==> flow/design.v <==
`default_nettype none
module deserializer #(
    parameter ADDRW   = 24,
    parameter OPCODEW = 2
) (
    input  wire               clk,
    input  wire               rst_n,
    input  wire               spi_clk,
    input  wire               mosi,
    input  wire               cs_n,
    input  wire               aes_ready_in,
    input  wire               sha_ready_in,
    output reg                valid, 
    output reg  [OPCODEW-1:0] opcode,     
    output reg  [ADDRW-1:0]   key_addr,
    output reg  [ADDRW-1:0]   text_addr,
    output reg  [ADDRW-1:0]   dest_addr,
    output reg                valid_out
);
    localparam integer SHIFT_W = 1 + OPCODEW + (3 * ADDRW);
    localparam integer CW = $clog2(SHIFT_W + 1);
    localparam [CW-1:0] CNT_FULL = CW'(SHIFT_W) - 1;
    reg [1:0] r_clk;
    reg [1:0] r_cs_n;
    reg [1:0] r_mosi;    
    always @(posedge clk or negedge rst_n) begin
        if (!rst_n) begin        
            r_clk <= 2'b00;      
            r_cs_n <= 2'b11;     
            r_mosi <= 2'b00;
        end else begin
            r_clk <= {r_clk[0], spi_clk};
            r_cs_n <= {r_cs_n[0], cs_n};
            r_mosi <= {r_mosi[0], mosi};
        end
    end
    wire clk_posedge = (r_clk == 2'b01);   
    reg [CW-1:0] cnt;   
    reg [SHIFT_W-1:0] shift_reg;
    reg busy;   
    always @ (posedge clk or negedge rst_n) begin
        if (!rst_n) begin    
            cnt        <= {CW{1'b0}};
            shift_reg  <= {SHIFT_W{1'b0}};
            busy       <= 1'b0;
            valid      <= 1'b0;
            opcode     <= {OPCODEW{1'b0}};
            key_addr   <= {ADDRW{1'b0}};
            text_addr  <= {ADDRW{1'b0}};
            dest_addr  <= {ADDRW{1'b0}}; 
            valid_out  <= 1'b0;
        end else begin
            valid_out <= 1'b0;   
            if (~r_cs_n[1]) begin                      
                if (clk_posedge && !busy) begin
                    shift_reg <= {shift_reg[SHIFT_W-2:0], r_mosi[1]};
                    if (cnt == CNT_FULL) begin
                        busy <= 1'b1;                  
                        cnt  <= {CW{1'b0}};
                    end else begin
                        cnt <= cnt + 1'b1;             
                    end
                end
            end else begin
                if (!busy) begin
                    cnt       <= {CW{1'b0}};
                    shift_reg <= {SHIFT_W{1'b0}};
                end
            end
            if (shift_reg[3*ADDRW]) begin
                if (busy && sha_ready_in) begin
                    valid     <= shift_reg[SHIFT_W-1];
                    opcode    <= shift_reg[SHIFT_W-2 : 3*ADDRW];
                    key_addr  <= shift_reg[3*ADDRW-1 : 2*ADDRW]; 
                    text_addr <= shift_reg[2*ADDRW-1 : ADDRW];
                    dest_addr <= shift_reg[ADDRW-1 : 0];
                    valid_out <= 1'b1;   
                    busy      <= 1'b0;
                end
            end else begin
                if (busy && aes_ready_in) begin
                    valid     <= shift_reg[SHIFT_W-1];
                    opcode    <= shift_reg[SHIFT_W-2 : 3*ADDRW];
                    key_addr  <= shift_reg[3*ADDRW-1 : 2*ADDRW]; 
                    text_addr <= shift_reg[2*ADDRW-1 : ADDRW];
                    dest_addr <= shift_reg[ADDRW-1 : 0];
                    valid_out <= 1'b1;   
                    busy      <= 1'b0;
                end
            end
        end
    end
endmodule
module req_queue #(
    parameter ADDRW = 24,
    parameter OPCODEW = 2,
    parameter QDEPTH = 16
) (
    input wire clk,
    input wire rst_n,
    input wire valid_in,
    input wire ready_in_aes,
    input wire ready_in_sha,
    input wire [OPCODEW - 1:0] opcode,
    input wire [ADDRW - 1:0] key_addr,
    input wire [ADDRW - 1:0] text_addr,
    input wire [ADDRW - 1:0] dest_addr,
    output wire [3 * ADDRW + OPCODEW - 1:0] instr_aes,
    output wire valid_out_aes,
    output wire ready_out_aes,
    output wire [2 * ADDRW + OPCODEW - 1:0] instr_sha,
    output wire valid_out_sha,
    output wire ready_out_sha
);
    integer j, k;
    localparam integer SHA_INSTRW = 2 * ADDRW + OPCODEW;
    localparam integer AES_INSTRW = 3 * ADDRW + OPCODEW;
    localparam integer IDXW = (QDEPTH <= 1) ? 1 : $clog2(QDEPTH);
    localparam [IDXW - 1:0] LAST_IDX = IDXW'(QDEPTH - 1);
    reg [AES_INSTRW - 1:0] aesQueue [QDEPTH - 1:0];
    reg [IDXW - 1:0] aesReadIdx;
    reg [IDXW - 1:0] aesWriteIdx;
    reg aesFull;
    reg [SHA_INSTRW - 1:0] shaQueue [QDEPTH - 1:0];
    reg [IDXW - 1:0] shaReadIdx;
    reg [IDXW - 1:0] shaWriteIdx;
    reg shaFull;
    assign ready_out_aes = (aesReadIdx != aesWriteIdx || !aesFull) && rst_n;
    assign ready_out_sha = (shaReadIdx != shaWriteIdx || !shaFull) && rst_n;
    assign valid_out_aes = (aesReadIdx != aesWriteIdx || aesFull) && rst_n;
    assign valid_out_sha = (shaReadIdx != shaWriteIdx || shaFull) && rst_n;
    assign instr_aes = aesQueue[aesReadIdx];
    assign instr_sha = shaQueue[shaReadIdx];
    always @(posedge clk or negedge rst_n) begin 
        if (!rst_n) begin
            for (j = 0; j < QDEPTH; j = j + 1) aesQueue[j] <= {AES_INSTRW{1'b0}};
            aesReadIdx <= {IDXW{1'b0}};
            aesWriteIdx <= {IDXW{1'b0}};
            aesFull <= 0;
            for (k = 0; k < QDEPTH; k = k + 1) shaQueue[k] <= {SHA_INSTRW{1'b0}};
            shaReadIdx <= {IDXW{1'b0}};
            shaWriteIdx <= {IDXW{1'b0}};
            shaFull <= 0;
        end else begin
            if (valid_in) begin
                if (ready_out_aes) begin
                    if (opcode[0] == 0) begin
                        aesQueue[aesWriteIdx] <= {opcode, key_addr, text_addr, dest_addr};
                        if (aesWriteIdx == LAST_IDX) begin
                            if (aesReadIdx == {IDXW{1'b0}}) aesFull <= 1;
                            aesWriteIdx <= {IDXW{1'b0}};
                        end else begin
                            if (aesReadIdx == aesWriteIdx + 1) aesFull <= 1;
                            aesWriteIdx <= aesWriteIdx + 1;
                        end
                    end
                end
                if (ready_out_sha) begin
                    if (opcode[0] == 1) begin
                        shaQueue[shaWriteIdx] <= {opcode, text_addr, dest_addr};
                        if (shaWriteIdx == LAST_IDX) begin
                            if (shaReadIdx == {IDXW{1'b0}}) shaFull <= 1;
                            shaWriteIdx <= {IDXW{1'b0}};
                        end else begin
                            if (shaReadIdx == shaWriteIdx + 1) shaFull <= 1;
                            shaWriteIdx <= shaWriteIdx + 1;
                        end
                    end
                end
            end
            if (ready_in_aes && valid_out_aes) begin
                if (aesReadIdx == LAST_IDX) 
                    aesReadIdx <= {IDXW{1'b0}};
                else 
                    aesReadIdx <= aesReadIdx + 1;
                aesFull <= 0;
            end
            if (ready_in_sha && valid_out_sha) begin
                if (shaReadIdx == LAST_IDX) 
                    shaReadIdx <= {IDXW{1'b0}};
                else 
                    shaReadIdx <= shaReadIdx + 1;
                shaFull <= 0;
            end
        end
    end
endmodule
`default_nettype none
module aes_fsm #(
    parameter ADDRW = 24,
    parameter ACCEL_ID = 2'b10
)(
    input  wire              clk,
    input  wire              rst_n,
    input  wire              req_valid,
    input  wire [3*ADDRW+1:0] req_data,
    output reg               ready_req_out,      
    input wire               compq_ready_in,
    output reg [ADDRW-1:0]   compq_data_out,     
    output reg               valid_compq_out,    
    output reg               arb_req,
    input  wire              arb_grant,
    input  wire [2:0]        ack_in,
    output reg [ADDRW+7:0]   data_out
);
    localparam MEM_ID = 2'b00;
    localparam READY        = 4'b0000;
    localparam RDKEY        = 4'b0001;
    localparam WAIT_RDKEY   = 4'b0010;
    localparam RDTEXT       = 4'b0011;
    localparam WAIT_RDTXT   = 4'b0100;
    localparam HASHOP       = 4'b0101;
    localparam WAIT_HASHOP  = 4'b0110;
    localparam MEMWR        = 4'b0111;
    localparam WAIT_MEMWR   = 4'b1000;
    localparam COMPLETE     = 4'b1001;
    reg [3:0] state, next_state;
    reg [3*ADDRW+1:0] r_req_data;
    always @(posedge clk or negedge rst_n) begin
        if (!rst_n)
            state <= READY;
        else
            state <= next_state;
    end
    always @(*) begin
        next_state = state;
        case (state)
            READY: begin
                if (req_valid) next_state = RDKEY;
            end
            RDKEY: begin
                if (arb_grant) next_state = WAIT_RDKEY;
            end
            WAIT_RDKEY: begin
                if (ack_in == {1'b1, MEM_ID}) next_state = RDTEXT;
            end
            RDTEXT: begin
                if (arb_grant) next_state = WAIT_RDTXT;
            end
            WAIT_RDTXT: begin
                if (ack_in == {1'b1, MEM_ID}) next_state = HASHOP;
            end
            HASHOP: begin
                if (arb_grant) next_state = WAIT_HASHOP;
            end
            WAIT_HASHOP: begin
                if (ack_in == {1'b1, ACCEL_ID}) next_state = MEMWR;
            end
            MEMWR: begin
                if (arb_grant) next_state = WAIT_MEMWR;
            end
            WAIT_MEMWR: begin
                if (ack_in == {1'b1, MEM_ID}) next_state = COMPLETE;
            end
            COMPLETE: begin
                if (compq_ready_in) next_state = READY;
            end
            default: next_state = READY;
        endcase
    end
    always @(*) begin
        arb_req = 1'b0;
        ready_req_out = 1'b0;
        valid_compq_out = 1'b0;
        data_out = 'b0;
        compq_data_out = 'b0;
        case (state) 
            READY: begin
                ready_req_out = 1'b1;
            end
            RDKEY: begin
                arb_req = 1'b1;
                data_out = {r_req_data[3*ADDRW-1:2*ADDRW], 2'b00, ACCEL_ID, MEM_ID, 2'b00};
            end
            WAIT_RDKEY: begin
                data_out = {r_req_data[3*ADDRW-1:2*ADDRW], 2'b00, ACCEL_ID, MEM_ID, 2'b00};
            end
            RDTEXT: begin
                arb_req = 1'b1;
                data_out = {r_req_data[2*ADDRW-1:ADDRW], 2'b00, ACCEL_ID, MEM_ID, 2'b01};
            end
            WAIT_RDTXT: begin
                data_out = {r_req_data[2*ADDRW-1:ADDRW], 2'b00, ACCEL_ID, MEM_ID, 2'b01};
            end
            HASHOP: begin
                arb_req = 1'b1;
                data_out = {24'b0, r_req_data[3*ADDRW+1], 1'b0, ACCEL_ID, 4'b0011};
            end
            WAIT_HASHOP: begin
                data_out = {24'b0, r_req_data[3*ADDRW+1], 1'b0, ACCEL_ID, 4'b0011};
            end
            MEMWR: begin
                arb_req = 1'b1;
                data_out = {r_req_data[ADDRW-1:0], 2'b00, MEM_ID, ACCEL_ID, 2'b10};
            end
            WAIT_MEMWR: begin
                data_out = {r_req_data[ADDRW-1:0], 2'b00, MEM_ID, ACCEL_ID, 2'b10};
            end
            COMPLETE: begin
                compq_data_out = {r_req_data[ADDRW-1:0]};
                valid_compq_out = 1'b1;
            end
            default: begin
            end
        endcase
    end
    always @(posedge clk or negedge rst_n) begin
        if (!rst_n) begin
            r_req_data <= '0;
        end else if (req_valid && state == READY) begin
            r_req_data <= req_data;
        end
    end
endmodule
`default_nettype none
module sha_fsm #(
    parameter ADDRW = 24,
    parameter ACCEL_ID = 2'b01
)(
    input  wire              clk,
    input  wire              rst_n,
    input  wire              req_valid,
    input  wire [2*ADDRW+1:0] req_data,
    output reg               ready_req_out,      
    input wire               compq_ready_in,
    output reg [ADDRW-1:0]   compq_data_out,     
    output reg               valid_compq_out,    
    output reg               arb_req,
    input  wire              arb_grant,
    input  wire [2:0]        ack_in,
    output reg [ADDRW+7:0]   data_out
);
    localparam MEM_ID = 2'b00;
    localparam READY        = 4'b0000;
    localparam RDTEXT       = 4'b0001;
    localparam WAIT_RDTXT   = 4'b0010;
    localparam HASHOP       = 4'b0011;
    localparam WAIT_HASHOP  = 4'b0100;
    localparam MEMWR        = 4'b0101;
    localparam WAIT_MEMWR   = 4'b0110;
    localparam COMPLETE     = 4'b0111;
    reg [3:0] state, next_state;
    reg [2*ADDRW+1:0] r_req_data;
    always @(posedge clk or negedge rst_n) begin
        if (!rst_n)
            state <= READY;
        else
            state <= next_state;
    end
    always @(*) begin
        next_state = state;
        case (state)
            READY: begin
                if (req_valid) next_state = RDTEXT;
            end
            RDTEXT: begin
                if (arb_grant) next_state = WAIT_RDTXT;
            end
            WAIT_RDTXT: begin
                if (ack_in == {1'b1, MEM_ID}) next_state = HASHOP;
            end
            HASHOP: begin
                if (arb_grant) next_state = WAIT_HASHOP;
            end
            WAIT_HASHOP: begin
                if (ack_in == {1'b1, ACCEL_ID}) next_state = MEMWR;
            end
            MEMWR: begin
                if (arb_grant) next_state = WAIT_MEMWR;
            end
            WAIT_MEMWR: begin
                if (ack_in == {1'b1, MEM_ID}) next_state = COMPLETE;
            end
            COMPLETE: begin
                if (compq_ready_in) next_state = READY;
            end
            default: next_state = READY;
        endcase
    end
    always @(*) begin
        arb_req = 1'b0;
        ready_req_out = 1'b0;
        valid_compq_out = 1'b0;
        data_out = 'b0;
        compq_data_out = 'b0;
        case (state) 
            READY: begin
                ready_req_out = 1'b1;
            end
            RDTEXT: begin
                arb_req = 1'b1;
                data_out = {r_req_data[2*ADDRW-1:ADDRW], 2'b00, ACCEL_ID, MEM_ID, 2'b01};
            end
            WAIT_RDTXT: begin
                data_out = {r_req_data[2*ADDRW-1:ADDRW], 2'b00, ACCEL_ID, MEM_ID, 2'b01};
            end
            HASHOP: begin
                arb_req = 1'b1;
                data_out = {24'b0, r_req_data[2*ADDRW+1], 1'b0, ACCEL_ID, 4'b0011};
            end
            WAIT_HASHOP: begin
                data_out = {24'b0, r_req_data[2*ADDRW+1], 1'b0, ACCEL_ID, 4'b0011};
            end
            MEMWR: begin
                arb_req = 1'b1;
                data_out = {r_req_data[ADDRW-1:0], 2'b00, MEM_ID, ACCEL_ID, 2'b10};
            end
            WAIT_MEMWR: begin
                data_out = {r_req_data[ADDRW-1:0], 2'b00, MEM_ID, ACCEL_ID, 2'b10};
            end
            COMPLETE: begin
                compq_data_out = {r_req_data[ADDRW-1:0]};
                valid_compq_out = 1'b1;
            end
            default: begin
            end
        endcase
    end
    always @(posedge clk or negedge rst_n) begin
        if (!rst_n) begin
            r_req_data <= '0;
        end else if (req_valid && state == READY) begin
            r_req_data <= req_data;
        end
    end
endmodule
`default_nettype none
module bus_arbiter #(
    parameter ADDRW = 24
    ) (
    input wire clk,
    input wire rst_n,
    input wire sha_req,
    input wire aes_req,
    input wire [ADDRW+7:0] sha_data_in,
    input wire [ADDRW+7:0] aes_data_in,
    input wire bus_ready,
    output reg [7:0] data_out,
    output reg valid_out, 
    output wire aes_grant,
    output wire sha_grant,
    output wire [1:0] curr_mode_top,
    output wire [1:0] counter_top
);
localparam AES = 2'b01;
localparam SHA = 2'b10;
reg last_serviced;  
reg [1:0] curr_mode;  
reg [1:0] counter;
assign curr_mode_top = curr_mode;
assign counter_top = counter;
always @(*) begin
    if (counter == 2'b00) begin
        if (curr_mode == AES) begin
            data_out = aes_data_in[7:0];
            valid_out = 1'b1;
        end else if (curr_mode == SHA) begin
            data_out = sha_data_in[7:0];
            valid_out = 1'b1;
        end else begin
            data_out = 8'b0;  
            valid_out = 1'b0;
        end
    end else if (counter == 2'b01) begin
        if (curr_mode == AES) begin
            data_out = aes_data_in[15:8];
            valid_out = 1'b1;
        end else if (curr_mode == SHA) begin
            data_out = sha_data_in[15:8];
            valid_out = 1'b1;
        end else begin
            data_out = 8'b0;  
            valid_out = 1'b0;
        end
    end else if (counter == 2'b10) begin
        if (curr_mode == AES) begin
            data_out = aes_data_in[23:16];
            valid_out = 1'b1;
        end else if (curr_mode == SHA) begin
            data_out = sha_data_in[23:16];
            valid_out = 1'b1;
        end else begin
            data_out = 8'b0;  
            valid_out = 1'b0;
        end
    end else begin
        if (curr_mode == AES) begin
            data_out = aes_data_in[31:24];
            valid_out = 1'b1;
        end else if (curr_mode == SHA) begin
            data_out = sha_data_in[31:24];
            valid_out = 1'b1;
        end else begin
            data_out = 8'b0;  
            valid_out = 1'b0;
        end
    end
end
always @(posedge clk or negedge rst_n) begin
    if (!rst_n) begin
        last_serviced <= 1'b0;
        curr_mode <= 2'b00;
        counter <= 2'b00;
    end else begin
        if (curr_mode != 2'b00) begin
            if (bus_ready) counter <= counter + 1;
        end else begin
            if (sha_req && aes_req) begin 
                curr_mode <= last_serviced ? 2'b10 : 2'b01;
            end else if (aes_req) begin 
                curr_mode <= 2'b01;
            end else if (sha_req) begin
                curr_mode <= 2'b10;
            end else begin
                curr_mode <= 2'b00;
                counter <= 2'b00;
            end
        end
        if (counter == 2'b11 && bus_ready) begin
            if (curr_mode == AES) curr_mode <= (sha_req) ? SHA : 2'b00;
            else if (curr_mode == SHA) curr_mode <= (aes_req) ? AES : 2'b00;
        end
        if (curr_mode == AES) last_serviced <= 1'b1;
        else if (curr_mode == SHA) last_serviced <= 1'b0;
    end
end
assign aes_grant = (curr_mode == AES);
assign sha_grant = (curr_mode == SHA);
endmodule
module comp_queue #(
    parameter ADDRW  = 24,
    parameter QDEPTH = 32
)(
    input  wire clk,
    input  wire rst_n,
    input  wire                 valid_in_aes,
    input  wire                 valid_in_sha,
    input  wire [ADDRW-1:0]     dest_addr_aes,
    input  wire [ADDRW-1:0]     dest_addr_sha,
    output reg                  ready_out_aes,
    output reg                  ready_out_sha,
    output reg [ADDRW-1:0]      data_out,
    output reg                  valid_out,
    input  wire                 ready_in
);
    reg [ADDRW-1:0] mem [0:QDEPTH-1];
    localparam integer IDXW = (QDEPTH <= 1) ? 1 : $clog2(QDEPTH);
    localparam integer COUNTW = (QDEPTH <= 1) ? 1 : $clog2(QDEPTH + 1);
    localparam [IDXW-1:0] LAST_IDX = IDXW'(QDEPTH - 1);
    localparam [COUNTW-1:0] COUNT_MAX = QDEPTH;
    function [IDXW-1:0] increment_ptr;
        input [IDXW-1:0] val;
        increment_ptr = (val == LAST_IDX) ? {IDXW{1'b0}} : val + 1'b1;
    endfunction
    reg [IDXW-1:0] head, tail;
    reg [COUNTW-1:0] count;
    wire full  = (count == COUNT_MAX);
    wire empty = (count == {COUNTW{1'b0}});  
    reg rr_select;
    wire both_valid = valid_in_aes && valid_in_sha;
    wire aes_sel = (both_valid && !rr_select) || (valid_in_aes && !valid_in_sha);
    wire sha_sel = (both_valid && rr_select)  || (valid_in_sha && !valid_in_aes);
    wire enq_valid = (aes_sel && valid_in_aes) || (sha_sel && valid_in_sha);
    wire [ADDRW-1:0] enq_data =
        aes_sel ? dest_addr_aes :
        sha_sel ? dest_addr_sha :
        {ADDRW{1'b0}};
    wire enq_ready = !full;
    always @(*) begin
        ready_out_aes = !full && aes_sel;
        ready_out_sha = !full && sha_sel;
    end
    wire do_enq = enq_valid && enq_ready;
    wire do_deq = valid_out && ready_in;
    always @(posedge clk or negedge rst_n) begin
        if (!rst_n) begin
            head <= {IDXW{1'b0}};
            tail <= {IDXW{1'b0}};
            count <= {COUNTW{1'b0}};
            rr_select <= 0;
            valid_out <= 0;
            data_out <= 0;
        end else begin
            if (do_enq) begin
                mem[tail] <= enq_data;
                tail <= increment_ptr(tail);
            end
            if (both_valid)
                rr_select <= ~rr_select;
            if (!empty && !valid_out) begin
                data_out <= mem[head];
                valid_out <= 1;
            end
            if (do_deq) begin
                head <= increment_ptr(head);
                valid_out <= 0;
            end
            if (do_enq && do_deq)
                count <= count;
            else if (do_enq)
                count <= count + 1;
            else if (do_deq)
                count <= count - 1;
        end
    end
endmodule
module serializer #(
    parameter ADDRW = 24
) (
    input wire clk,
    input wire rst_n,       
    input wire n_cs,         
    input wire spi_clk,
    input wire valid_in,
    input wire [ADDRW-1:0]      addr,
    output reg  miso,
    output wire ready_out,
    output reg  err           
);
    localparam integer SHIFT_W  = ADDRW + 1;  
    localparam integer CW = (SHIFT_W <= 1) ? 1 : $clog2(SHIFT_W + 1);
    localparam [CW-1:0] CNT_INIT = CW'(SHIFT_W - 1);
    reg [CW-1:0] cnt;                                
    reg [SHIFT_W-1:0] PISOreg;                       
    reg [1:0] clkstat;                               
    wire negedgeSPI = (clkstat == 2'b10);            
    reg [1:0] sync_n_cs;                        
    reg [1:0] hist;                             
    reg valid_ncs;                              
    reg idle;                                   
    assign ready_out = idle && ~valid_ncs && negedgeSPI;
    always @(posedge clk or negedge rst_n) begin 
        if (!rst_n) begin
            clkstat <=0;
        end else begin
            clkstat <= {clkstat[0], spi_clk};
        end
    end
    always @(posedge clk or negedge rst_n) begin
        if (!rst_n) begin
            sync_n_cs <= 2'b11;                      
        end else begin
            sync_n_cs <= {sync_n_cs[0], n_cs};       
        end
    end
    always@(posedge clk or negedge rst_n) begin 
        if (!rst_n) begin  
            hist            <= 2'b11;
            valid_ncs       <= 1'b1;                       
        end else begin
            if (negedgeSPI) begin
                hist <= {hist[0], sync_n_cs[1]};           
                if (hist[1] == hist[0]) begin
                    valid_ncs <= hist[1]; 
                end
            end
        end
    end
    always @(posedge clk or negedge rst_n) begin
        if (!rst_n) begin 
            idle        <= 1;
            cnt         <= CNT_INIT;
            PISOreg     <= 0;
            miso        <= 1'b0;
            err         <= 1'b0;
        end
        else if (~valid_ncs) begin
            if (valid_in && idle && negedgeSPI) begin
                PISOreg     <= {1'b1 , addr};
                idle        <= 0;
                cnt         <= CNT_INIT;
                miso        <= 1'b1;
            end else if (negedgeSPI && !idle) begin
                miso        <= PISOreg[SHIFT_W-1];
                PISOreg     <= {PISOreg[SHIFT_W-2:0], 1'b0};
                if (cnt != 1) begin
                    cnt <= cnt - 1;
                end else begin 
                    idle <= 1;
                end
            end
        end else if (valid_ncs && !idle) begin  
            err         <= 1'b1;
            idle        <= 1;
            cnt         <= CNT_INIT;
            PISOreg     <= 0;
            miso        <= 1'b0;
        end else begin
            err <= 1'b0;
        end
    end
endmodule
`default_nettype none
module tt_um_control_top #(
  parameter ADDRW = 24,
  parameter OPCODEW = 2,
  parameter REQ_QDEPTH = 4,
  parameter COMP_QDEPTH = 4
  ) (
    input  wire       ena,       
    input  wire       clk,       
    input  wire       rst_n,     
    input  wire [7:0] ui_in, 
    output wire [7:0] uo_out, 
    input  wire [7:0] uio_in,     
    output wire [7:0] uio_out, 
    output wire [7:0] uio_oe      
);
  wire [7:0] in_bus = ui_in | uio_in;
  wire mosi = in_bus[0];
  wire spi_clk = in_bus[1];
  wire cs_n = in_bus[2];
  wire bus_ready = in_bus[3];
  wire [2:0] ack_in = in_bus[6:4];   
  wire miso;
  wire [7:0] data_bus_out;
  wire data_bus_valid;
  wire [7:0] out_bus;
  assign out_bus[0] = miso;
  assign out_bus[6:1] = data_bus_out[6:1];
  assign out_bus[7] = data_bus_valid;
  assign uio_out = out_bus;
  assign uo_out = out_bus;
  assign uio_oe = 8'b0 & {8{&{1'b0, ena, in_bus[7], data_bus_out[7], data_bus_out[0], 
                              valid, serializer_err, curr_mode_top, counter_top}}};
  localparam AES_INSTRW = 3*ADDRW + OPCODEW;
  localparam SHA_INSTRW = 2*ADDRW + OPCODEW;
  wire valid;
  wire [OPCODEW-1:0] opcode;
  wire [ADDRW-1:0] key_addr;
  wire [ADDRW-1:0] text_addr;
  wire [ADDRW-1:0] dest_addr;
  wire req_q_valid;
  deserializer #(.ADDRW(ADDRW), .OPCODEW(OPCODEW)) 
  deserializer_inst(.clk(clk), .rst_n(rst_n), .spi_clk(spi_clk), .mosi(mosi), .cs_n(cs_n), 
                    .aes_ready_in(aes_queue_ready), .sha_ready_in(sha_queue_ready), 
                    .valid(valid), .opcode(opcode), .key_addr(key_addr), .text_addr(text_addr), 
                    .dest_addr(dest_addr), .valid_out(req_q_valid));
  wire aes_fsm_ready, sha_fsm_ready;
  wire [AES_INSTRW-1:0] instr_aes;
  wire [SHA_INSTRW-1:0] instr_sha;
  wire valid_out_aes, valid_out_sha;
  wire aes_queue_ready, sha_queue_ready;
  req_queue #(.ADDRW(ADDRW), .OPCODEW(OPCODEW), .QDEPTH(REQ_QDEPTH)) 
  req_queue_inst(.clk(clk), .rst_n(rst_n), .valid_in(req_q_valid), .ready_in_aes(aes_fsm_ready), 
                 .ready_in_sha(sha_fsm_ready), .opcode(opcode), .key_addr(key_addr), .text_addr(text_addr), 
                 .dest_addr(dest_addr), .instr_aes(instr_aes), .valid_out_aes(valid_out_aes), 
                 .ready_out_aes(aes_queue_ready), .instr_sha(instr_sha), .valid_out_sha(valid_out_sha), 
                 .ready_out_sha(sha_queue_ready));
  wire compq_ready_aes, compq_ready_sha;
  wire [ADDRW-1:0] compq_aes_data, compq_sha_data;
  wire compq_aes_valid, compq_sha_valid;
  aes_fsm #(.ADDRW(ADDRW)) aes_fsm_inst (.clk(clk), .rst_n(rst_n), .req_valid(valid_out_aes), 
                                         .req_data(instr_aes), .ready_req_out(aes_fsm_ready), 
                                         .compq_ready_in(compq_ready_aes), .compq_data_out(compq_aes_data), 
                                         .valid_compq_out(compq_aes_valid), .arb_req(aes_arb_req), 
                                         .arb_grant(aes_arb_grant), .ack_in(ack_in), .data_out(aes_fsm_data));
  sha_fsm #(.ADDRW(ADDRW)) sha_fsm_inst (.clk(clk), .rst_n(rst_n), .req_valid(valid_out_sha), .req_data(instr_sha), 
                                         .ready_req_out(sha_fsm_ready), .compq_ready_in(compq_ready_sha), 
                                         .compq_data_out(compq_sha_data), .valid_compq_out(compq_sha_valid), 
                                         .arb_req(sha_arb_req), .arb_grant(sha_arb_grant), .ack_in(ack_in), 
                                         .data_out(sha_fsm_data));
  wire aes_arb_req, sha_arb_req;
  wire [ADDRW+7:0] aes_fsm_data, sha_fsm_data;
  wire aes_arb_grant, sha_arb_grant;
  wire [1:0] curr_mode_top;
  wire [1:0] counter_top;
  bus_arbiter #(.ADDRW(ADDRW)) 
  bus_arbiter_inst (.clk(clk), .rst_n(rst_n), .sha_req(sha_arb_req), .aes_req(aes_arb_req), .sha_data_in(sha_fsm_data), 
                    .aes_data_in(aes_fsm_data), .bus_ready(bus_ready), .data_out(data_bus_out), .valid_out(data_bus_valid), 
                    .aes_grant(aes_arb_grant), .sha_grant(sha_arb_grant), .curr_mode_top(curr_mode_top), .counter_top(counter_top));
  wire [ADDRW-1:0] compq_data;
  wire compq_valid_out;
  wire compq_ready_in;
  comp_queue #(.ADDRW(ADDRW), .QDEPTH(COMP_QDEPTH)) 
  comp_queue_inst (.clk(clk), .rst_n(rst_n), .valid_in_aes(compq_aes_valid), .valid_in_sha(compq_sha_valid), 
                   .dest_addr_aes(compq_aes_data), .dest_addr_sha(compq_sha_data), .ready_out_aes(compq_ready_aes), 
                   .ready_out_sha(compq_ready_sha), .data_out(compq_data), .valid_out(compq_valid_out), .ready_in(compq_ready_in));
  wire serializer_err;
  serializer #(.ADDRW(ADDRW)) 
  serializer_inst(.clk(clk), .rst_n(rst_n), .n_cs(cs_n), .spi_clk(spi_clk), .valid_in(compq_valid_out), .addr(compq_data), 
                  .miso(miso), .ready_out(compq_ready_in), .err(serializer_err));
endmodule
# Reports on tt_um_control_top
# The steps from the RTL of tt_um_control_top to its reports follow in flow order.
# Lines are those of the file above, counted from 1.
# Operators: Yosys type, input widths -> output width; for muxes data width and select width s.
# Cell names lack the library's common part.
# A cell with - has no value.
# inputs
top,tt_um_control_top
clock,clk
cell_library,sky130hd
corner,tt_025C_1v80

# Word-level counts
# Yosys after proc, flatten, opt, wreduce and memory -nomap, before mapping. Print and check cells are not counted. Equal cells are merged and count once.
# word_totals
elab_cells,389
out_inout_bits,24
in_bits,19
ff_bits,970
# classes
n_eq,81
n_addsub,11
n_logic,5
n_reduce_logical,109
n_mux,133
# op_table
cell,count
$mux 24,13
$pmux 74 s4,1
$mux 74,3
$pmux 50 s4,1
$pmux 31 s4,1
$mux 7,15
$mux 25,4
$pmux 24 s4,1
$pmux 31 s3,1
$mux 4,17
$eq 2x32->1,2
$mux 1,45
$mux 2,22
$pmux 4 s10,1
$ne 2x1->1 const B,18
$reduce_and 4->1,9
$logic_and 1x1->1,32
$eq 2x2->1 const B,16
$eq 4x3->1 const B,8
$pmux 4 s8,1
$mux 5,5
$reduce_and 3->1,8
$reduce_bool 2->1,11
$eq 2x1->1 const B,9
$ne 2x2->1 const B,8
$eq 4x2->1 const B,4
$logic_not 2->1,7
$reduce_or 2->1,7
# Not listed: further kinds 29, cells in them 69.

# Depth
# Longest topological path by Yosys (ltp), each cell counted once; first at word level (registers and memories cut), then after technology mapping (sequential cells cut; the memories' decode and read muxes count).
# depth
ltp_word,11
abc_area,1
ltp_mapped,14
mapped_depth_nobuf,11

# After synthesis
# Yosys stat after the flow's synthesis: flattened, memories mapped to cells. It holds for the ABC_AREA given above (unset counts as 0); a run with the other value may have another netlist.
# Totals and module areas in this step are rounded.
# mapped
ff_cells,856
seq_area_mm2,0.0219
synth_area_mm2,0.0375
cell_count,4326
n_buf,317
# types
type,count,area_total_um2
dfrtp_1,750,18768
nand2_1,1266,4.75E+03
o21ai_0,687,3.44E+03
edfxtp_1,96,2.88E+03
inv_1,435,1.63E+03
o22ai_1,208,1.3E+03
clkbuf_1,207,776.995
nand3_1,139,695.667
o21ai_1,110,550.528
nor2_1,131,491.722
ha_1,35,437.92
a21oi_1,77,385.37
buf_2,67,335.322
buf_4,40,300.288
dfstp_2,10,262.752
o31ai_1,15,112.608
nor2_2,7,43.792
xnor2_1,5,43.792
# Other cell types: 19; their cells: 41.

# Path before layout
# Path of least setup slack by OpenSTA after synthesis, without wires, with an ideal clock, recovery checks aside; 20% of the period is set as input and as output delay. Where synthesis merged equal registers, the netlist keeps one of their names.
# synth_timing
path_kind,register -> output
from,register bus_arbiter_inst.curr_mode[0]
to,output uo_out[4]
launch_ns,0.000
out_delay_ns,2.000
n_path_buf,4
driving_pins,11
setup_slack_ns,6.228
period_ns,10.0
required_time_ns,8.000
arrival_time_ns,1.772
delay_ns,1.772
synth_period_reached_ns,3.772
# "delay_ns" is the arrival time less input delay plus setup time.
# At an output port there is no setup time.
# "driving_pins": output pins that drive a net of the path, with the launching flip-flop's if there is one; two outputs of one cell count as two.
# "synth_period_reached_ns" is the clock period less the worst setup slack; recovery checks do not enter. This is arithmetic on one report: input and output delays are still those of the set period (20% each).
# A register here has more assigning lines than the two given.
# synth_between
cell_sequence,dfrtp_1 ha_1 buf_2 inv_1 buf_2 buf_1 nand3_1 nand3_1 nand2_1 nand2_1 buf_4
cells_between,13
cone_classes,eq/ne: 2; mux: 11
# synth_lines
element,line_no,source
from (decl),448,reg [1:0] curr_mode;
from (assign),509,curr_mode <= last_serviced ? 2'b10 : 2'b01;
from (assign),520,if (curr_mode == AES) curr_mode <= (sha_req) ? SHA : 2'b00;
to (decl),704,"output wire [7:0] uo_out,"
# Chain of elaborated cells between the ends: none given.
# Some nets on the timed path still bear RTL names; the line given drives or declares the net.
# synth_nets
signal,line_no,source
aes_arb_grant,527,assign aes_grant = (curr_mode == AES);
uio_out[4],453,if (counter == 2'b00) begin

# Path in the finished layout
# Path of least setup slack in the final report of stored run 1 (OpenROAD, finished layout, wires in). Where an end is a register, its clock arrival counts in the times.
# layout_timing
path_kind,register -> output
from,register bus_arbiter_inst.curr_mode[1]
to,output uio_out[6]
arrival_time_ns,3.65
setup_slack_ns,1.49
period_ns,6.42
launch_ns,0.67
n_path_buf,3
driving_pins,12
out_delay_ns,1.28
required_time_ns,5.14
# A register here has more assigning lines than the two given.
# layout_between
cell_sequence,dfrtp_1 inv_1 ha_1 buf_4 inv_1 buf_4 nand3_1 o21ai_0 nor2_1 nand2_1 nor2_1 clkdlybuf4s50_1
cells_between,13
cone_classes,eq/ne: 2; mux: 11
# layout_lines
element,line_no,source
from (decl),448,reg [1:0] curr_mode;
from (assign),509,curr_mode <= last_serviced ? 2'b10 : 2'b01;
from (assign),520,if (curr_mode == AES) curr_mode <= (sha_req) ? SHA : 2'b00;
to (decl),706,"output wire [7:0] uio_out,"
# Chain of elaborated cells between the ends: none given.
# Some nets on the timed path still bear RTL names; the line given drives or declares the net.
# layout_nets
signal,line_no,source
aes_arb_grant,527,assign aes_grant = (curr_mode == AES);

# Measured results for tt_um_control_top: 3 stored runs of the Yosys and OpenROAD flow on sky130hd. The settings differ; the order carries no meaning. The constraints put input and output delay at 20% of the set period each and load the outputs with 0.01 pF.
# "achievedPeriod_ns": clock period set for the run, less the worst setup slack. It is reckoned from that one timing run; input and output delays stay at 20% of the period that was set.
# The results are shown rounded.
# Among the settings, n/a means not set for that run.
run name,ABC_AREA,CAP_MARGIN,CELL_PAD_IN_SITES_DETAIL_PLACEMENT,CELL_PAD_IN_SITES_GLOBAL_PLACEMENT,CORE_ASPECT_RATIO,CORE_UTILIZATION,CTS_CLUSTER_DIAMETER,CTS_CLUSTER_SIZE,period_ns,CORE_MARGIN,SLEW_MARGIN,GPL_TIMING_DRIVEN,HOLD_SLACK_MARGIN,MAX_ROUTING_LAYER,PLACE_DENSITY_LB_ADDON,TNS_END_PERCENT,GPL_ROUTABILITY_DRIVEN,MIN_ROUTING_LAYER,PLACE_DENSITY,achievedPeriod_ns,synthesis_area_mm2,final_stdcell_area_mm2,final_hold_ws_ns,utilization_pct,ws_setup_ns,final_die_area_mm2
stored run 1,1,25,0,1,0.52,16,84,38,6.42,2,20,n/a,n/a,n/a,n/a,n/a,n/a,n/a,n/a,4.933,0.0375,0.042,0.367,18.0,1.49,0.238
stored run 2,1,15,1,3,1.63,20,n/a,98,10.0,2,20,0,0.19,met4,0.3,65,n/a,n/a,n/a,5.848,0.0375,0.0445,0.349,23.9,4.15,0.191
stored run 3,0,20,1,n/a,0.51,51,217,56,3.44,10,10,n/a,n/a,met5,n/a,80,0,met2,0.6,3.744,0.0359,0.0379,0.397,54.5,-0.304,0.0819
